==> flow/design.v <==
module Adder (
    in1,
    in2,
    out
);
  parameter width = 32;
  input [width - 1:0] in1, in2;
  output [width - 1:0] out;
  assign out = in1 + in2;
endmodule
module MUX (
    in0,
    in1,
    sel,
    out
);
  parameter width = 32;
  input [width - 1:0] in0, in1;
  input sel;
  output [width - 1:0] out;
  assign out = sel ? in1 : in0;
endmodule
module register (
    clk,
    rst,
    en,
    in,
    out
);
  parameter width = 32;
  input clk, rst, en;
  input [width - 1:0] in;
  output reg [width - 1:0] out;
  always @(posedge clk) begin
    if (rst) out <= 0;
    else if (en) out <= in;
  end
endmodule
module status_reg (
    clk,
    rst,
    en,
    in,
    out
);
  input clk, rst, en;
  input [3:0] in;
  output reg [3:0] out;
  always @(negedge clk) begin
    if (rst) out <= 0;
    else if (en) out <= in;
  end
endmodule
module RegisterFile (
    input clk,
    rst,
    input [3:0] src1,
    src2,
    Dest_wb,
    input [31:0] Result_WB,
    input writeBackEn,
    output [31:0] reg1,
    reg2
);
  reg [31:0] reg_file[0:15];
  integer i;
  always @(negedge clk) begin
    if (rst) begin
      for (i = 0; i < 16; i = i + 1) begin
        reg_file[i] <= i;
      end
    end else if (writeBackEn) begin
      reg_file[Dest_wb] <= Result_WB;
    end
  end
  assign reg1 = reg_file[src1];
  assign reg2 = reg_file[src2];
endmodule
module Condition_Check (
    input [3:0] cond,
    SR,
    output reg flag
);
  wire N, Z, C, V;
  assign N = SR[3];
  assign Z = SR[2];
  assign C = SR[1];
  assign V = SR[0];
  parameter [3:0] EQ = 4'd0, NE = 4'd1, CS_HS = 4'd2, CC_LO = 4'd3, MI = 4'd4, 
                PL = 4'd5, VS = 4'd6, VC = 4'd7, HI = 4'd8, LS = 4'd9, 
                GE = 4'd10, LT = 4'd11, GT = 4'd12, LE = 4'd13, AL = 4'd14;
  always @(cond, SR, N, Z, C, V) begin
    flag = 1;
    case (cond)
      EQ: flag = Z;
      NE: flag = ~Z;
      CS_HS: flag = C;
      CC_LO: flag = ~C;
      MI: flag = N;
      PL: flag = ~N;
      VS: flag = V;
      VC: flag = ~V;
      HI: flag = C & (~Z);
      LS: flag = (~C) & Z;
      GE: flag = N == V;
      LT: flag = N != V;
      GT: flag = (~Z) & (N == V);
      LE: flag = Z | (N != V);
      AL: flag = 1;
      default: flag = 1;
    endcase
  end
endmodule
module ControlUnit (
    input [3:0] OP_Code,
    input [1:0] Mode,
    input S_in,
    I_in,
    output reg [3:0] EXE_CMD,
    output reg WB_EN,
    MEM_R_EN,
    MEM_W_EN,
    B_out,
    S_out
);
  parameter [3:0] NOP = 4'd0, MOV = 4'd1, MVN = 4'd2, ADD = 4'd3, ADC = 4'd4, SUB = 4'd5, SBC = 4'd6,
                    AND = 4'd7, ORR = 4'd8, EOR = 4'd9, CMP = 4'd10, TST = 4'd11, LDR = 4'd12, STR = 4'd13, B = 4'd14;
  reg [3:0] operation;
  always @(Mode, OP_Code, S_in, I_in) begin
    operation = NOP;
    S_out = 1'b0;
    case (Mode)
      2'b00: begin
        S_out = S_in;
        case (OP_Code)
          4'b1101: operation = MOV;
          4'b1111: operation = MVN;
          4'b0100: operation = ADD;
          4'b0101: operation = ADC;
          4'b0010: operation = SUB;
          4'b0110: operation = SBC;
          4'b0000: operation = AND;
          4'b1100: operation = ORR;
          4'b0001: operation = EOR;
          4'b1010: operation = CMP;
          4'b1000: operation = TST;
          default: operation = NOP;
        endcase
      end
      2'b01: begin
        case (OP_Code)
          4'b0100: begin
            if (S_in) operation = LDR;
            else operation = STR;
          end
          default: operation = NOP;
        endcase
      end
      2'b10: begin
        if (I_in) operation = B;
        else operation = NOP;
      end
      default: operation = NOP;
    endcase
  end
  always @(operation, S_in) begin
    EXE_CMD = 4'd0;
    WB_EN = 1'b0;
    MEM_R_EN = 1'b0;
    MEM_W_EN = 1'b0;
    B_out = 1'b0;
    case (operation)
      NOP: begin
        EXE_CMD = 4'b0110;
      end
      MOV: begin
        EXE_CMD = 4'b0001;
        WB_EN   = 1'b1;
      end
      MVN: begin
        EXE_CMD = 4'b1001;
        WB_EN   = 1'b1;
      end
      ADD: begin
        EXE_CMD = 4'b0010;
        WB_EN   = 1'b1;
      end
      ADC: begin
        EXE_CMD = 4'b0011;
        WB_EN   = 1'b1;
      end
      SUB: begin
        EXE_CMD = 4'b0100;
        WB_EN   = 1'b1;
      end
      SBC: begin
        EXE_CMD = 4'b0101;
        WB_EN   = 1'b1;
      end
      AND: begin
        EXE_CMD = 4'b0110;
        WB_EN   = 1'b1;
      end
      ORR: begin
        EXE_CMD = 4'b0111;
        WB_EN   = 1'b1;
      end
      EOR: begin
        EXE_CMD = 4'b1000;
        WB_EN   = 1'b1;
      end
      CMP: begin
        EXE_CMD = 4'b0100;
      end
      TST: begin
        EXE_CMD = 4'b0110;
      end
      LDR: begin
        EXE_CMD = 4'b0010;
        MEM_R_EN = 1'b1;
        WB_EN = 1'b1;
      end
      STR: begin
        EXE_CMD  = 4'b0010;
        MEM_W_EN = 1'b1;
      end
      B: begin
        B_out = 1'b1;
      end
    endcase
  end
endmodule
module IF_Stage (
    input clk,
    rst,
    freeze,
    Branch_Taken,
    input [31:0] Branch_Address,
    output [31:0] PC,
    Instruction,
    output [31:0] imem_addr,
    input [31:0] imem_data
);
  wire en;
  assign en = ~freeze;
  wire [31:0] mux_out, pc_out, adder_out, instruction_memory_out;
  register pc (
      clk,
      rst,
      en,
      mux_out,
      pc_out
  );
  MUX mux (
      adder_out,
      Branch_Address,
      Branch_Taken,
      mux_out
  );
  Adder adder (
      32'd4,
      pc_out,
      adder_out
  );
  assign PC = adder_out;
  assign imem_addr = pc_out;
  assign Instruction = imem_data;
endmodule
module IF_Stage_Reg (
    input clk,
    rst,
    freeze,
    flush,
    input [31:0] PC_in,
    Instruction_in,
    output reg [31:0] PC,
    instructions
);
  wire en;
  assign en = ~freeze;
  always @(posedge clk) begin
    if (flush) begin
      PC <= 0;
      instructions <= 0;
    end else if (rst) begin
      PC <= 0;
      instructions <= 0;
    end else if (en) begin
      PC <= PC_in;
      instructions <= Instruction_in;
    end
  end
endmodule
module ID_Stage (
    input clk,
    rst,
    input [31:0] Instruction,
    input [31:0] Result_WB,
    input writeBackEN,
    input [3:0] Dest_wb,
    input hazard,
    input [3:0] SR,
    output WB_EN,
    MEM_R_EN,
    MEM_W_EN,
    B,
    S,
    output [3:0] EXE_CMD,
    output [31:0] Val_Rn,
    Val_Rm,
    output imm,
    output [11:0] Shift_operand,
    output [23:0] Signed_imm_24,
    output [3:0] Dest,
    output [3:0] src1,
    src2,
    output Two_src
);
  wire [3:0] cond, OPCode, Rn, Rm, Rd, rotate_imm, immed_8, CU_EXE_CMD;
  wire [1:0] OPC_mode;
  wire OPC_S, CU_B, CU_S, CU_WB_EN, CU_MEM_R_EN, CU_MEM_W_EN, cond_flag, zero_sel, not_cond_flag;
  assign cond = Instruction[31:28];
  assign OPC_mode = Instruction[27:26];
  assign imm = Instruction[25];
  assign OPCode = Instruction[24:21];
  assign OPC_S = Instruction[20];
  assign Rn = Instruction[19:16];
  assign Rd = Instruction[15:12];
  assign not_cond_flag = ~cond_flag;
  assign zero_sel = not_cond_flag | hazard;
  assign Two_src = (~imm) | MEM_W_EN;
  assign src1 = Rn;
  assign src2 = Rm;
  assign Dest = Instruction[15:12];
  assign Signed_imm_24 = Instruction[23:0];
  assign Shift_operand = Instruction[11:0];
  assign Rm = MEM_W_EN ? Rd : Instruction[3:0];
  assign {EXE_CMD, WB_EN, MEM_R_EN, MEM_W_EN, B, S} = zero_sel ? 9'b0: 
         {CU_EXE_CMD, CU_WB_EN, CU_MEM_R_EN, CU_MEM_W_EN, CU_B, CU_S};
  Condition_Check condition_check (
      cond,
      SR,
      cond_flag
  );
  RegisterFile register_file (
      clk,
      rst,
      Rn,
      Rm,
      Dest_wb,
      Result_WB,
      writeBackEN,
      Val_Rn,
      Val_Rm
  );
  ControlUnit control_unit (
      OPCode,
      OPC_mode,
      OPC_S,
      imm,
      CU_EXE_CMD,
      CU_WB_EN,
      CU_MEM_R_EN,
      CU_MEM_W_EN,
      CU_B,
      CU_S
  );
endmodule
module ID_Stage_Reg (
    input clk,
    rst, freeze,
    flush,
    WB_EN_IN,
    MEM_R_EN_IN,
    MEM_W_EN_IN,
    B_IN,
    S_IN,
    input [3:0] EXE_CMD_IN,
    SR_IN,   
    input [31:0] PC_IN,
    Val_Rn_IN,
    Val_Rm_IN,
    input imm_IN,
    input [11:0] Shift_operand_IN,
    input [23:0] Signed_imm_24_IN,
    input [3:0] Dest_IN,
    Src1_IN,
    Src2_IN,
    output reg WB_EN,
    MEM_R_EN,
    MEM_W_EN,
    B,
    S,
    output reg [3:0] EXE_CMD,
    output reg [31:0] PC,
    Val_Rn,
    Val_Rm,
    output reg imm,
    output reg [11:0] Shift_operand,
    output reg [23:0] Signed_imm_24,
    output reg [3:0] Dest,
    Src1,
    Src2,
    SR_OUT   
);
  always @(posedge clk) begin
    if (flush) begin
      WB_EN <= 0;
      MEM_R_EN <= 0;
      MEM_W_EN <= 0;
      B <= 0;
      S <= 0;
      EXE_CMD <= 0;
      PC <= 0;
      Val_Rn <= 0;
      Val_Rm <= 0;
      imm <= 0;
      Shift_operand <= 0;
      Signed_imm_24 <= 0;
      Dest <= 0;
      Src1 <= 0;
      Src2 <= 0;
      SR_OUT <= 0;
    end else if (rst | flush) begin
      WB_EN <= 0;
      MEM_R_EN <= 0;
      MEM_W_EN <= 0;
      B <= 0;
      S <= 0;
      EXE_CMD <= 0;
      PC <= 0;
      Val_Rn <= 0;
      Val_Rm <= 0;
      imm <= 0;
      Shift_operand <= 0;
      Signed_imm_24 <= 0;
      Dest <= 0;
      Src1 <= 0;
      Src2 <= 0;
      SR_OUT <= 0;
    end else if (~freeze) begin
      WB_EN <= WB_EN_IN;
      MEM_R_EN <= MEM_R_EN_IN;
      MEM_W_EN <= MEM_W_EN_IN;
      B <= B_IN;
      S <= S_IN;
      EXE_CMD <= EXE_CMD_IN;
      PC <= PC_IN;
      Val_Rn <= Val_Rn_IN;
      Val_Rm <= Val_Rm_IN;
      imm <= imm_IN;
      Shift_operand <= Shift_operand_IN;
      Signed_imm_24 <= Signed_imm_24_IN;
      Dest <= Dest_IN;
      Src1 <= Src1_IN;
      Src2 <= Src2_IN;
      SR_OUT <= SR_IN;
    end
  end
endmodule
module Val2Generator (
    input I,
    bypass_rm,
    input [31:0] Val_Rm,
    input [11:0] Shift_operand,
    output reg [31:0] out
);
  parameter [1:0] LSL = 2'b00, LSR = 2'b01, ASR = 2'b10, ROR = 2'b11;
  wire [ 4:0] shift_imm;
  wire [ 1:0] shift;
  wire [ 3:0] rotate_imm;
  wire [ 7:0] immed_8;
  reg  [31:0] shift_buffer;
  assign immed_8 = Shift_operand[7:0];
  assign rotate_imm = Shift_operand[11:8];
  assign shift_imm = Shift_operand[11:7];
  assign shift = Shift_operand[6:5];
  always @(bypass_rm, I, shift, Val_Rm, shift_imm, immed_8, Shift_operand, rotate_imm) begin
    shift_buffer = 0;
    case (bypass_rm)   
      1'b0:
      case (I)
        1'b0: begin
          case (shift)
            LSL: out = Val_Rm << shift_imm;
            LSR: out = Val_Rm >> shift_imm;
            ASR: out = Val_Rm >>> shift_imm;
            ROR: out = Val_Rm << shift_imm | Val_Rm >> 5 - shift_imm;   
          endcase
        end
        1'b1: begin
          shift_buffer = {24'd0, immed_8};
          out = shift_buffer >> (rotate_imm << 1) | shift_buffer << (32 - (rotate_imm << 1));
        end
        default: out = 32'b0;
      endcase
      1'b1: out = {20'b0, Shift_operand};
    endcase
  end
endmodule
module ALU (
    input signed [31:0] in1,
    in2,
    input [3:0] EXE_CMD,
    input C,
    output [3:0] Status_bit,
    output reg signed [31:0] result
);
  parameter [3:0] MOV = 4'b001, MVN = 4'b1001, ADD_LDR_STR = 4'b0010, ADC = 4'b0011, SUB_CMP = 4'b0100, SBC = 4'b0101,
                    AND_TST = 4'b0110, ORR = 4'b0111, EOR = 4'b1000, TST = 4'b0110;
  reg N, Z, Co, V;
  assign Status_bit = {N, Z, Co, V};
  always @(in1, in2, C, EXE_CMD) begin
    N  = 1'b0;
    Z  = 1'b0;
    Co = 1'b0;
    V  = 1'b0;
    case (EXE_CMD)
      MOV:    result = in2;
      MVN:    result = ~in2;
      ADD_LDR_STR:    begin
                {Co,result} = in1 + in2;
                if(in1 > 0 & in2 > 0 & result < 0)
                    V = 1'b1;
                else if(in1 < 0 & in2 < 0 & result > 0)
                    V = 1'b1;
                else if(in1 > 0 & in2 < 0 & result > in1)
                    V = 1'b1;
                else if(in1 < 0 & in2 > 0 & result < in1)
                    V = 1'b1;
            end
      ADC:    begin
                {Co,result} = in1 + in2 + C;
                if(in1 > 0 & in2 > 0 & result < 0)
                    V = 1'b1;
                else if(in1 < 0 & in2 < 0 & result > 0)
                    V = 1'b1;
                else if(in1 > 0 & in2 < 0 & result > in1)
                    V = 1'b1;
                else if(in1 < 0 & in2 > 0 & result < in1)
                    V = 1'b1;
            end
      SUB_CMP:    begin
                result = in1 - in2;
                if(in1 > 0 & in2 < 0 & result < 0)
                    V = 1'b1;
                else if(in1 < 0 & in2 > 0 & result > 0)
                    V = 1'b1;
                else if(in1 > 0 & in2 > 0 & result > in1)
                    V = 1'b1;
                else if (in1 < 0 & in2 < 0 & result < in1)
                    V = 1'b1;
            end
      SBC:    begin
                result = in1 - in2 - (C);
                if(in1 > 0 & in2 < 0 & result < 0)
                    V = 1'b1;
                else if(in1 < 0 & in2 > 0 & result > 0)
                    V = 1'b1;
                else if(in1 > 0 & in2 > 0 & result > in1)
                    V = 1'b1;
                else if (in1 < 0 & in2 < 0 & result < in1)
                    V = 1'b1;
            end
      AND_TST:    result = in1 & in2;
      ORR:    result = in1 | in2;
      EOR:    result = in1 ^ in2;
      default: result = 32'b0;
    endcase
    if (result == 0) Z = 1'b1;
    if (result < 0) N = 1'b1;
  end
endmodule
module EXE_Stage (
    input         clk,
    input  [ 3:0] EXE_CMD,
    input         MEM_R_EN,
    MEM_W_EN,
    input  [31:0] PC,
    Val_Rn,
    Val_Rm,
    ALU_res_in,
    WB_data,   
    input         imm,
    input  [11:0] Shift_operand,
    input  [23:0] Signed_imm_24,
    input  [ 3:0] SR,
    input  [ 1:0] sel_src1,
    sel_src2,   
    output [31:0] ALU_result,
    mux2_out,   
    Br_addr,
    output [ 3:0] status
);
  wire bypass_rm;
  wire [31:0] val2, extended_imm, shifted_imm, mux1_out;
  assign extended_imm = {
    Signed_imm_24[23],
    Signed_imm_24[23],
    Signed_imm_24[23],
    Signed_imm_24[23],
    Signed_imm_24[23],
    Signed_imm_24[23],
    Signed_imm_24[23],
    Signed_imm_24[23],
    Signed_imm_24
  };
  assign shifted_imm = extended_imm << 2;
  assign bypass_rm = MEM_W_EN | MEM_R_EN;
  assign mux1_out = (sel_src1 == 2'b00) ? Val_Rn :   
      (sel_src1 == 2'b01) ? ALU_res_in : (sel_src1 == 2'b10) ? WB_data : Val_Rn;
  assign mux2_out = (sel_src2 == 2'b00) ? Val_Rm :
                    (sel_src2 == 2'b01) ? ALU_res_in :
                    (sel_src2 == 2'b10) ? WB_data :
                    Val_Rm;
  Val2Generator v2gen (
      imm,
      bypass_rm,
      mux2_out,
      Shift_operand,
      val2
  );
  ALU alu (
      mux1_out,
      val2,
      EXE_CMD,
      SR[1],
      status,
      ALU_result
  );
  Adder pc_adder (
      PC,
      shifted_imm,
      Br_addr
  );
endmodule
module EXE_Stage_Reg (
    input clk,
    rst,
    freeze,
    WB_EN_IN,
    MEM_R_EN_IN,
    MEM_W_EN_IN,
    input [31:0] ALU_result_inp,
    ST_val_in,
    input [3:0] Dest_in,
    output reg WB_EN,
    MEM_R_EN,
    MEM_W_EN,
    output reg [31:0] ALU_result,
    Val_Rm,
    output reg [3:0] Dest
);
  always @(posedge clk) begin
    if (rst) {WB_EN, MEM_R_EN, MEM_W_EN, ALU_result, Val_Rm, Dest} <= 71'b0;
    else if (~freeze) begin
      WB_EN <= WB_EN_IN;
      MEM_R_EN <= MEM_R_EN_IN;
      MEM_W_EN <= MEM_W_EN_IN;
      ALU_result <= ALU_result_inp;
      Val_Rm <= ST_val_in;
      Dest <= Dest_in;
    end
  end
endmodule
module Sram_Controller (
    input clk,
    rst,
    wr_en,
    rd_en,
    input [31:0] address,
    writeData,
    output [31:0] readData,
    output ready,
    input [15:0] SRAM_DQ_I,
    output [15:0] SRAM_DQ_O,
    output reg [17:0] SRAM_ADDR,
    output reg SRAM_WE_N
);
  parameter [3:0] idle = 0, writeState0 = 1, writeState1 = 2, readState0 = 3, readState1 = 4, readState2 = 5, readState3 = 6, readState4 = 7;
  reg [3:0] ns, ps;
  reg [15:0] readLSB;
  reg [31:0] res;
  always @* begin
    ns = idle;
    case (ps)
      idle: begin
        if (~wr_en & ~rd_en) ns = idle;
        else if (wr_en) ns = writeState0;
        else ns = readState0;
      end
      writeState0: ns = writeState1;
      writeState1: ns = idle;
      readState0: ns = readState1;
      readState1: ns = readState2;
      readState2: ns = readState3;
      readState3: ns = readState4;
      readState4: ns = idle;
      default: ns = idle;
    endcase
  end
  always @(ps, address) begin
    SRAM_ADDR = 18'b0;
    SRAM_WE_N = 1'b1;
    case (ps)
      writeState0: begin
        SRAM_ADDR = {address[18:2], 1'b0};
        SRAM_WE_N = 1'b0;
      end
      writeState1: begin
        SRAM_ADDR = {address[18:2], 1'b1};
        SRAM_WE_N = 1'b0;
      end
      readState0: begin
        SRAM_ADDR = {address[18:2], 1'b0};
      end
      readState1: begin
        SRAM_ADDR = {address[18:2], 1'b0};
      end
      readState2: begin
        SRAM_ADDR = {address[18:2], 1'b1};
      end
      readState3: begin
        SRAM_ADDR = {address[18:2], 1'b1};
      end
      default: begin
      end
    endcase
  end
  always @(posedge clk) begin
    if (ps == readState1) readLSB <= SRAM_DQ_I;
    if (ps == readState3) res <= {SRAM_DQ_I, readLSB};
  end
  always @(posedge clk) begin
    if (rst) ps <= idle;
    else ps <= ns;
  end
  assign ready = (ns == idle) ? 1'b1 : 1'b0;
  assign readData = res;
  assign SRAM_DQ_O = (ps == writeState1) ? writeData[31:16] : writeData[15:0];
endmodule
module MEM_reg (
    input clk,
    rst,
    freeze,
    WB_en_in,
    MEM_R_en_in,
    input [31:0] ALU_result_in,
    Mem_read_value_in,
    input [3:0] Dest_in,
    output reg WB_en,
    MEM_R_en,
    output reg [31:0] ALU_result,
    Mem_read_value,
    output reg [3:0] Dest
);
  always @(posedge clk) begin
    if (rst) {WB_en, MEM_R_en, ALU_result, Mem_read_value, Dest} <= 70'b0;
    else if (~freeze) begin
      Dest <= Dest_in;
      Mem_read_value <= Mem_read_value_in;
      ALU_result <= ALU_result_in;
      MEM_R_en <= MEM_R_en_in;
      WB_en <= WB_en_in;
    end
  end
endmodule
module WB_Stage (
    input [31:0] ALU_result,
    MEM_result,
    input MEM_R_en,
    output [31:0] out
);
  assign out = MEM_R_en ? MEM_result : ALU_result;
endmodule
module Hazard_Detection_Unit (
    input [3:0] src1,
    src2,
    Exe_Dest,
    input Exe_WB_EN,
    processor_mode,
    input [3:0] Mem_Dest,
    input Mem_WB_EN,
    output reg Hazard_Detected
);
  always @(src1, src2, Exe_WB_EN, Mem_Dest, Mem_WB_EN, Exe_Dest, processor_mode) begin
    Hazard_Detected = 1'b0;
    if (~processor_mode) begin
      if ((Exe_WB_EN & (src1 == Exe_Dest))|
          (Mem_WB_EN & (src1 == Mem_Dest))|
          (Exe_WB_EN & (src2 == Exe_Dest))|
          (Mem_WB_EN & (src2 == Mem_Dest)))
        Hazard_Detected = 1'b1;
    end
  end
endmodule
module Forwarding_Unit (
    input [3:0] WB_dest,
    Mem_Dest,
    src1,
    src2,
    input WB_en,
    Mem_WB_en,
    processor_mode,
    output reg [1:0] sel_src1,
    sel_src2
);
  always @(*) begin
    sel_src1 = 2'd0;
    sel_src2 = 2'd0;
    if (processor_mode) begin
      if (Mem_WB_en) begin
        if (src1 == Mem_Dest) sel_src1 = 2'd1;
        if (src2 == Mem_Dest) sel_src2 = 2'd1;
      end
      if (WB_en) begin
        if (src1 == WB_dest) sel_src1 = 2'd2;
        if (src2 == WB_dest) sel_src2 = 2'd2;
      end
    end
  end
endmodule
module ARM (
    input clk,
    input rst,
    output [31:0] imem_addr,
    input [31:0] imem_data,
    output [17:0] SRAM_ADDR,
    output [15:0] SRAM_DQ_O,
    input [15:0] SRAM_DQ_I,
    output SRAM_WE_N
);
  wire [17:0] SW;
  assign SW = {16'b0, 1'b1, rst};
  wire freeze, flush;
  wire writeBackEN_ID, hazard, WB_EN_ID_Stage,MEM_R_EN_ID_Stage, 
		MEM_W_EN_ID_Stage,B_ID_Stage,S_ID_Stage,imm_ID_Stage, 
		Two_src_ID_Stage, imm_ID_Reg, WB_EN_ID_Reg, MEM_W_EN_ID_Reg,
		MEM_R_EN_ID_Reg, B_ID_Reg, S_ID_Reg;
  wire [31:0] PC_IF_Stage, Inst_IF_Stage, Inst_IF_Reg, 
				Val_Rn_ID_Stage, Val_Rm_ID_Stage, PC_IF_Reg, 
			    PC_ID_Reg, Val_Rn_ID_Reg, Val_Rm_ID_Reg;
  wire [31:0] Result_WB, Mem_res_feedback;
  wire [3:0] Des_wb;
  wire [3:0] EXE_CMD_ID_Stage,EXE_CMD_ID_Reg, Dest_ID_Stage, src1_ID_Stage, src2_ID_Stage, dest_ID_Reg;
  wire [23:0] Signed_imm_24_ID_Stage, Signed_imm_24_ID_Reg;
  wire [11:0] Shift_operand, Shift_operand_ID_Reg;
  wire [3:0] SR, Status_bit;
  wire [31:0] ALU_result_EXE_Reg, Val_Rm_EXE_Reg;
  wire [31:0] MEM_result_MEM_Stage;
  wire [3:0] dest_EXE_Reg, src1_ID_Reg, src2_ID_Reg;
  wire WB_EN_EXE_Reg, MEM_R_EN_EXE_Reg, MEM_W_EN_EXE_Reg, processor_mode;
  wire [31:0] ALU_result_EXE_Stage, Br_addr, Val_Rm_EXE_Stage;
  wire [3:0] status, SR_ID_Reg;
  wire [1:0] fw_sel_src1, fw_sel_src2;
  assign processor_mode = SW[1];
  assign hazard = freeze;
  assign flush = 1'b0;
  assign Mem_res_feedback = MEM_R_EN_EXE_Reg ? MEM_result_MEM_Stage : ALU_result_EXE_Reg;
  wire slow_clk;
  wire Sram_Busy;
  assign slow_clk = clk;
  IF_Stage fetch (
      slow_clk,
      SW[0],
      (freeze | ~Sram_Busy),
      B_ID_Reg,
      Br_addr,
      PC_IF_Stage,
      Inst_IF_Stage,
      imem_addr,
      imem_data
  );
  IF_Stage_Reg if_reg (
      slow_clk,
      SW[0],
      (freeze | ~Sram_Busy),
      flush,
      PC_IF_Stage,
      Inst_IF_Stage,
      PC_IF_Reg,
      Inst_IF_Reg
  );
  ID_Stage decode (
      slow_clk,
      SW[0],
      Inst_IF_Reg,
      Result_WB,
      writeBackEN_ID,
      Des_wb,
      hazard,
      SR,
      WB_EN_ID_Stage,
      MEM_R_EN_ID_Stage,
      MEM_W_EN_ID_Stage,
      B_ID_Stage,
      S_ID_Stage,
      EXE_CMD_ID_Stage,
      Val_Rn_ID_Stage,
      Val_Rm_ID_Stage,
      imm_ID_Stage,
      Shift_operand,
      Signed_imm_24_ID_Stage,
      Dest_ID_Stage,
      src1_ID_Stage,
      src2_ID_Stage,
      Two_src_ID_Stage
  );
  ID_Stage_Reg id_reg (
      slow_clk,
      SW[0],
      (~Sram_Busy),
      flush,
      WB_EN_ID_Stage,
      MEM_R_EN_ID_Stage,
      MEM_W_EN_ID_Stage,
      B_ID_Stage,
      S_ID_Stage,
      EXE_CMD_ID_Stage,
      SR,
      PC_IF_Reg,
      Val_Rn_ID_Stage,
      Val_Rm_ID_Stage,
      imm_ID_Stage,
      Shift_operand,
      Signed_imm_24_ID_Stage,
      Dest_ID_Stage,
      src1_ID_Stage,
      src2_ID_Stage,
      WB_EN_ID_Reg,
      MEM_R_EN_ID_Reg,
      MEM_W_EN_ID_Reg,
      B_ID_Reg,
      S_ID_Reg,
      EXE_CMD_ID_Reg,
      PC_ID_Reg,
      Val_Rn_ID_Reg,
      Val_Rm_ID_Reg,
      imm_ID_Reg,
      Shift_operand_ID_Reg,
      Signed_imm_24_ID_Reg,
      dest_ID_Reg,
      src1_ID_Reg,
      src2_ID_Reg,
      SR_ID_Reg
  );
  status_reg Status_Register (
      slow_clk,
      SW[0],
      S_ID_Reg,
      Status_bit,
      SR
  );
  EXE_Stage execute (
      slow_clk,
      EXE_CMD_ID_Reg,
      MEM_R_EN_ID_Reg,
      MEM_W_EN_ID_Reg,
      PC_ID_Reg,
      Val_Rn_ID_Reg,
      Val_Rm_ID_Reg,
      Mem_res_feedback,
      Result_WB,
      imm_ID_Reg,
      Shift_operand_ID_Reg,
      Signed_imm_24_ID_Reg,
      SR_ID_Reg,
      fw_sel_src1,
      fw_sel_src2,
      ALU_result_EXE_Stage,
      Val_Rm_EXE_Stage,
      Br_addr,
      Status_bit
  );
  EXE_Stage_Reg EX_Reg (
      slow_clk,
      SW[0],
      (~Sram_Busy),
      WB_EN_ID_Reg,
      MEM_R_EN_ID_Reg,
      MEM_W_EN_ID_Reg,
      ALU_result_EXE_Stage,
      Val_Rm_EXE_Stage,
      dest_ID_Reg,
      WB_EN_EXE_Reg,
      MEM_R_EN_EXE_Reg,
      MEM_W_EN_EXE_Reg,
      ALU_result_EXE_Reg,
      Val_Rm_EXE_Reg,
      dest_EXE_Reg
  );
  wire MEM_R_en_MEM_Reg;
  wire [31:0] ALU_result_MEM_Reg, Mem_read_value_MEM_Reg;
  MEM_reg mem_reg (
      slow_clk,
      SW[0],
      (~Sram_Busy),
      (~Sram_Busy) ? (1'b0) : (WB_EN_EXE_Reg),
      MEM_R_EN_EXE_Reg,
      ALU_result_EXE_Reg,
      MEM_result_MEM_Stage,
      dest_EXE_Reg,
      writeBackEN_ID,
      MEM_R_en_MEM_Reg,
      ALU_result_MEM_Reg,
      Mem_read_value_MEM_Reg,
      Des_wb
  );
  WB_Stage wb_stage (
      ALU_result_MEM_Reg,
      Mem_read_value_MEM_Reg,
      MEM_R_en_MEM_Reg,
      Result_WB
  );
  Hazard_Detection_Unit hdu (
      src1_ID_Stage,
      src2_ID_Stage,
      dest_ID_Reg,
      WB_EN_ID_Reg,
      processor_mode,
      dest_EXE_Reg,
      WB_EN_EXE_Reg,
      freeze
  );
  Forwarding_Unit fwu (
      Des_wb,
      dest_EXE_Reg,
      src1_ID_Reg,
      src2_ID_Reg,
      writeBackEN_ID,
      WB_EN_EXE_Reg,
      processor_mode,
      fw_sel_src1,
      fw_sel_src2
  );
  Sram_Controller SC (
      slow_clk,
      SW[0],
      MEM_W_EN_EXE_Reg,
      MEM_R_EN_EXE_Reg,
      ALU_result_EXE_Reg,
      Val_Rm_EXE_Reg,
      MEM_result_MEM_Stage,
      Sram_Busy,
      SRAM_DQ_I,
      SRAM_DQ_O,
      SRAM_ADDR,
      SRAM_WE_N
  );
endmodule
# Step by step through the tools: ARM
# Tool output for the design above before and after an edit, in the order of the flow.
# Lines under "orig" count in the file above, lines under "edited" in the edited file.
# "diff" is "edited" less "orig", of the values as shown; "rel_change_pct" is that difference over "orig", in percent.
# Operators carry their Yosys type and port widths (W data, S select, Z words).
# Library cell names are shortened.
# A cell with -- has no value.
dict set report setup {
  top {ARM}
  clk_port {clk}
  lib {sky130hd}
  corner {tt_025C_1v80}
}

# Edit of the RTL
# Unified diff, file above to edited file.
# The edit is scripted: it alters the design's behaviour and was not made to optimise anything.
# begin of diff
@@ -907,4 +907,7 @@
       Two_src_ID_Stage
   );
+  wire S_ID_Reg_0, S_ID_Reg_1;
+  wire imm_ID_Reg_0, imm_ID_Reg_1;
+  wire MEM_R_EN_ID_Reg_0, MEM_R_EN_ID_Reg_1;
   ID_Stage_Reg id_reg (
       slow_clk,
@@ -929,13 +932,13 @@
       src2_ID_Stage,
       WB_EN_ID_Reg,
-      MEM_R_EN_ID_Reg,
+      MEM_R_EN_ID_Reg_0,
       MEM_W_EN_ID_Reg,
       B_ID_Reg,
-      S_ID_Reg,
+      S_ID_Reg_0,
       EXE_CMD_ID_Reg,
       PC_ID_Reg,
       Val_Rn_ID_Reg,
       Val_Rm_ID_Reg,
-      imm_ID_Reg,
+      imm_ID_Reg_0,
       Shift_operand_ID_Reg,
       Signed_imm_24_ID_Reg,
@@ -945,4 +948,12 @@
       SR_ID_Reg
   );
+  ID_Stage_Reg id_reg_twin (slow_clk, SW[0], (~Sram_Busy), flush, WB_EN_ID_Stage, MEM_R_EN_ID_Stage,
+      MEM_W_EN_ID_Stage, B_ID_Stage, ~S_ID_Stage, EXE_CMD_ID_Stage, SR, PC_IF_Reg, Val_Rn_ID_Stage,
+      Val_Rm_ID_Stage, imm_ID_Stage, Shift_operand, Signed_imm_24_ID_Stage, Dest_ID_Stage,
+      src1_ID_Stage, src2_ID_Stage, , MEM_R_EN_ID_Reg_1, , , S_ID_Reg_1, , , , , imm_ID_Reg_1, , , ,
+      , , );
+  assign S_ID_Reg = S_ID_Reg_0 ^ S_ID_Reg_1;
+  assign imm_ID_Reg = imm_ID_Reg_0 ^ imm_ID_Reg_1;
+  assign MEM_R_EN_ID_Reg = MEM_R_EN_ID_Reg_0 ^ MEM_R_EN_ID_Reg_1;
   status_reg Status_Register (
       slow_clk,
# end of diff

# Elaborated design
# Source: Yosys, flattened and elaborated, memories not mapped. Widths are those after wreduce. Print and check cells do not count.
# Memory sizes are those after Yosys's memory passes, which may raise the word count (mostly to a power of two), join words into wider ones and drop unused or constant bits.
# element orig edited diff rel_change_pct
set op_classes {}
lappend op_classes {addsub 10 9 -1 -10.00}
lappend op_classes {cmp 21 21 0 0.00}
lappend op_classes {eq_ne 44 44 0 0.00}
lappend op_classes {shift 6 4 -2 -33.33}
lappend op_classes {n_mux 65 61 -4 -6.15}
lappend op_classes {bitwise 40 36 -4 -10.00}
lappend op_classes {reduce_logical 11 11 0 0.00}
# operator orig edited diff rel_change_pct
set op_table {}
lappend op_table {{$mux W32} 11 9 -2 -18.18}
lappend op_table {{$not A1 Y1} 8 6 -2 -25.00}
lappend op_table {{$mux W1} 27 28 1 3.70}
lappend op_table {{$and A1 B1 Y1} 24 23 -1 -4.17}
lappend op_table {{$mux W4} 8 7 -1 -12.50}
lappend op_table {{$mux W2} 7 6 -1 -14.29}
lappend op_table {{$or A32 B32 Y32} 3 2 -1 -33.33}
lappend op_table {{$or A1 B1 Y1} 2 1 -1 -50.00}
lappend op_table {{$pmux W32 S2} 2 1 -1 -50.00}
lappend op_table {{$shl A8 B32 Y32} 1 0 -1 -100.00}
lappend op_table {{$shr A8 B4 Y32} 1 0 -1 -100.00}
lappend op_table {{$sub A6 B5 Y7 const A} 1 0 -1 -100.00}
lappend op_table {{$xor A1 B1 Y1} 0 1 1 --}
# Operator kinds equal on both sides are left out: 42.
# element orig edited diff rel_change_pct
set bits {}
lappend bits {regBits 385 302 -83 -21.56}
lappend bits {mem_bits_rw 512 512 0 0.00}
lappend bits {mem_bits_ro 192 192 0 0.00}
lappend bits {memories 3 3 0 0.00}
lappend bits {input_bits 50 50 0 0.00}
lappend bits {output_inout_bits 67 67 0 0.00}
lappend bits {wordCells 232 215 -17 -7.33}

# Depth
# Longest topological path by Yosys (ltp), each cell counted once; first at word level (registers and memories cut), then after technology mapping (sequential cells cut; the memories' decode and read muxes count).
# element orig edited diff rel_change_pct
set logic_depth {}
lappend logic_depth {ltp_word 23 22 -1 -4.35}
lappend logic_depth {ABC_AREA 0 0 -- --}
lappend logic_depth {ltp_mapped 47 46 -1 -2.13}
lappend logic_depth {mapped_depth_nobuf 39 39 0 0.00}

# After synthesis
# Yosys stat after the flow's synthesis: flattened, memories mapped to cells. It holds for the ABC_AREA given above (unset counts as 0); a run with the other value may have another netlist.
# element orig edited diff rel_change_pct
set synth_totals {}
lappend synth_totals {cell_count 6978 6658 -320 -4.59}
lappend synth_totals {synth_area_um2 65743.1 63276.9 -2466.2 -3.75}
lappend synth_totals {sequential_area_um2 24583.6 22441.5 -2142.1 -8.71}
lappend synth_totals {flip_flops 948 865 -83 -8.76}
lappend synth_totals {buf_cells 547 535 -12 -2.19}
# cell_type orig edited diff rel_change_pct
set by_type {}
lappend by_type {nor2_1 1020 423 -597 -58.53}
lappend by_type {and2_1 74 538 464 627.03}
lappend by_type {mux2i_1 162 88 -74 -45.68}
lappend by_type {o21ai_0 199 267 68 34.17}
lappend by_type {edfxtp_1 560 512 -48 -8.57}
lappend by_type {a21oi_1 536 490 -46 -8.58}
lappend by_type {a211oi_1 193 152 -41 -21.24}
lappend by_type {a311oi_1 64 105 41 64.06}
lappend by_type {nand2_1 792 753 -39 -4.92}
lappend by_type {or3_1 27 63 36 133.33}
lappend by_type {clkbuf_1 441 406 -35 -7.94}
lappend by_type {dfxtp_1 388 353 -35 -9.02}
lappend by_type {nor3_1 127 157 30 23.62}
lappend by_type {buf_1 62 90 28 45.16}
lappend by_type {nor4_1 76 52 -24 -31.58}
lappend by_type {a21o_1 91 75 -16 -17.58}
lappend by_type {o211ai_1 32 48 16 50.00}
lappend by_type {mux4_2 368 355 -13 -3.53}
# Cell types equal on both sides are left out: 12.
# The list need not be complete.
# The figures by module come from a second, unflattened synthesis with its own total; it is not the netlist above.
# element orig edited diff rel_change_pct
set unflattened {}
lappend unflattened {cells_unflattened 7032 7547 515 7.32}
lappend unflattened {area_unflattened_um2 72701.0 78432.7 5731.7 7.88}
# Each row is one instance without its submodules.
# module n_inst n_cells mod_area_um2 seq_area_um2
set modules_orig {}
lappend modules_orig {RegisterFile 1 1695 26559.2 15374.7}
lappend modules_orig {ALU 1 1896 13191.4 0.0}
lappend modules_orig {Val2Generator 1 969 7275.7 0.0}
lappend modules_orig {ID_Stage_Reg 1 511 5701.7 3163.0}
lappend modules_orig {Adder 2 248 1739.2 0.0}
lappend modules_orig {EXE_Stage_Reg 1 229 2546.2 1421.4}
lappend modules_orig {MEM_reg 1 226 2512.4 1401.3}
lappend modules_orig {IF_Stage_Reg 1 207 2348.5 1281.2}
lappend modules_orig {EXE_Stage 1 216 2174.6 0.0}
lappend modules_orig {Sram_Controller 1 109 2067.0 1601.5}
lappend modules_orig {register 1 103 1163.6 640.6}
lappend modules_orig {ARM 1 41 568.0 0.0}
lappend modules_orig {MUX 1 36 544.3 0.0}
lappend modules_orig {WB_Stage 1 36 544.3 0.0}
# orig: Further modules, not shown: 7.
# module n_inst n_cells mod_area_um2 seq_area_um2
set modules_edited {}
lappend modules_edited {RegisterFile 1 1695 26559.2 15374.7}
lappend modules_edited {ALU 1 1896 13191.4 0.0}
lappend modules_edited {ID_Stage_Reg 2 511 5701.7 3163.0}
lappend modules_edited {Val2Generator 1 969 7275.7 0.0}
lappend modules_edited {Adder 2 248 1739.2 0.0}
lappend modules_edited {EXE_Stage_Reg 1 229 2546.2 1421.4}
lappend modules_edited {MEM_reg 1 226 2512.4 1401.3}
lappend modules_edited {IF_Stage_Reg 1 207 2348.5 1281.2}
lappend modules_edited {EXE_Stage 1 216 2174.6 0.0}
lappend modules_edited {Sram_Controller 1 109 2067.0 1601.5}
lappend modules_edited {register 1 103 1163.6 640.6}
lappend modules_edited {ARM 1 45 598.1 0.0}
lappend modules_edited {MUX 1 36 544.3 0.0}
lappend modules_edited {WB_Stage 1 36 544.3 0.0}
# edited: Further modules, not shown: 7.

# Measured runs
# Runs of the flow (Yosys, OpenROAD) on both versions; the two runs of a pair have the same settings. The constraints put input and output delay at 20% of the set period each and load the outputs with 0.01 pF.
dict set report settings_pair_A {
  CORE_UTILIZATION 40
  PLACE_DENSITY 0.6
  SETUP_SLACK_MARGIN 0.4
  period_ns 21.0
  CAP_MARGIN 20
  CORE_MARGIN 2
  SLEW_MARGIN 20
}
# element orig edited diff rel_change_pct
set measured_pair_A {}
lappend measured_pair_A {yosys.chip_area_um2 65743.1 63276.9 -2466.2 -3.75}
lappend measured_pair_A {die_footprint_um2 167617.0 161391.0 -6226.0 -3.71}
lappend measured_pair_A {fin_util_frac 0.485 0.502 0.017 --}
lappend measured_pair_A {final_setup_ws_ns 0.625 0.509 -0.116 --}
lappend measured_pair_A {power.total_mw 8.013 6.359 -1.654 -20.64}
dict set report settings_pair_B {
  CAP_MARGIN 10
  CELL_PAD_IN_SITES_DETAIL_PLACEMENT 0
  CELL_PAD_IN_SITES_GLOBAL_PLACEMENT 0
  CORE_ASPECT_RATIO 0.66
  CORE_UTILIZATION 43
  CTS_CLUSTER_DIAMETER 180
  CTS_CLUSTER_SIZE 87
  GPL_ROUTABILITY_DRIVEN 1
  MAX_ROUTING_LAYER {met4}
  MIN_ROUTING_LAYER {met1}
  PLACE_DENSITY_LB_ADDON 0.24
  SETUP_SLACK_MARGIN 2.97
  period_ns 14.4
  CORE_MARGIN 2
  SLEW_MARGIN 20
}
# element orig edited diff rel_change_pct
set measured_pair_B {}
lappend measured_pair_B {yosys.chip_area_um2 65743.1 63276.9 -2466.2 -3.75}
lappend measured_pair_B {die_footprint_um2 156103.0 150307.0 -5796.0 -3.71}
lappend measured_pair_B {fin_util_frac 0.581 0.589 0.008 --}
lappend measured_pair_B {final_setup_ws_ns -1.860 -1.806 0.054 --}
lappend measured_pair_B {power.total_mw 11.357 8.591 -2.766 -24.36}
# "power.total_mw" rests on the timing tool's default activity at the inputs, not on a simulated workload.
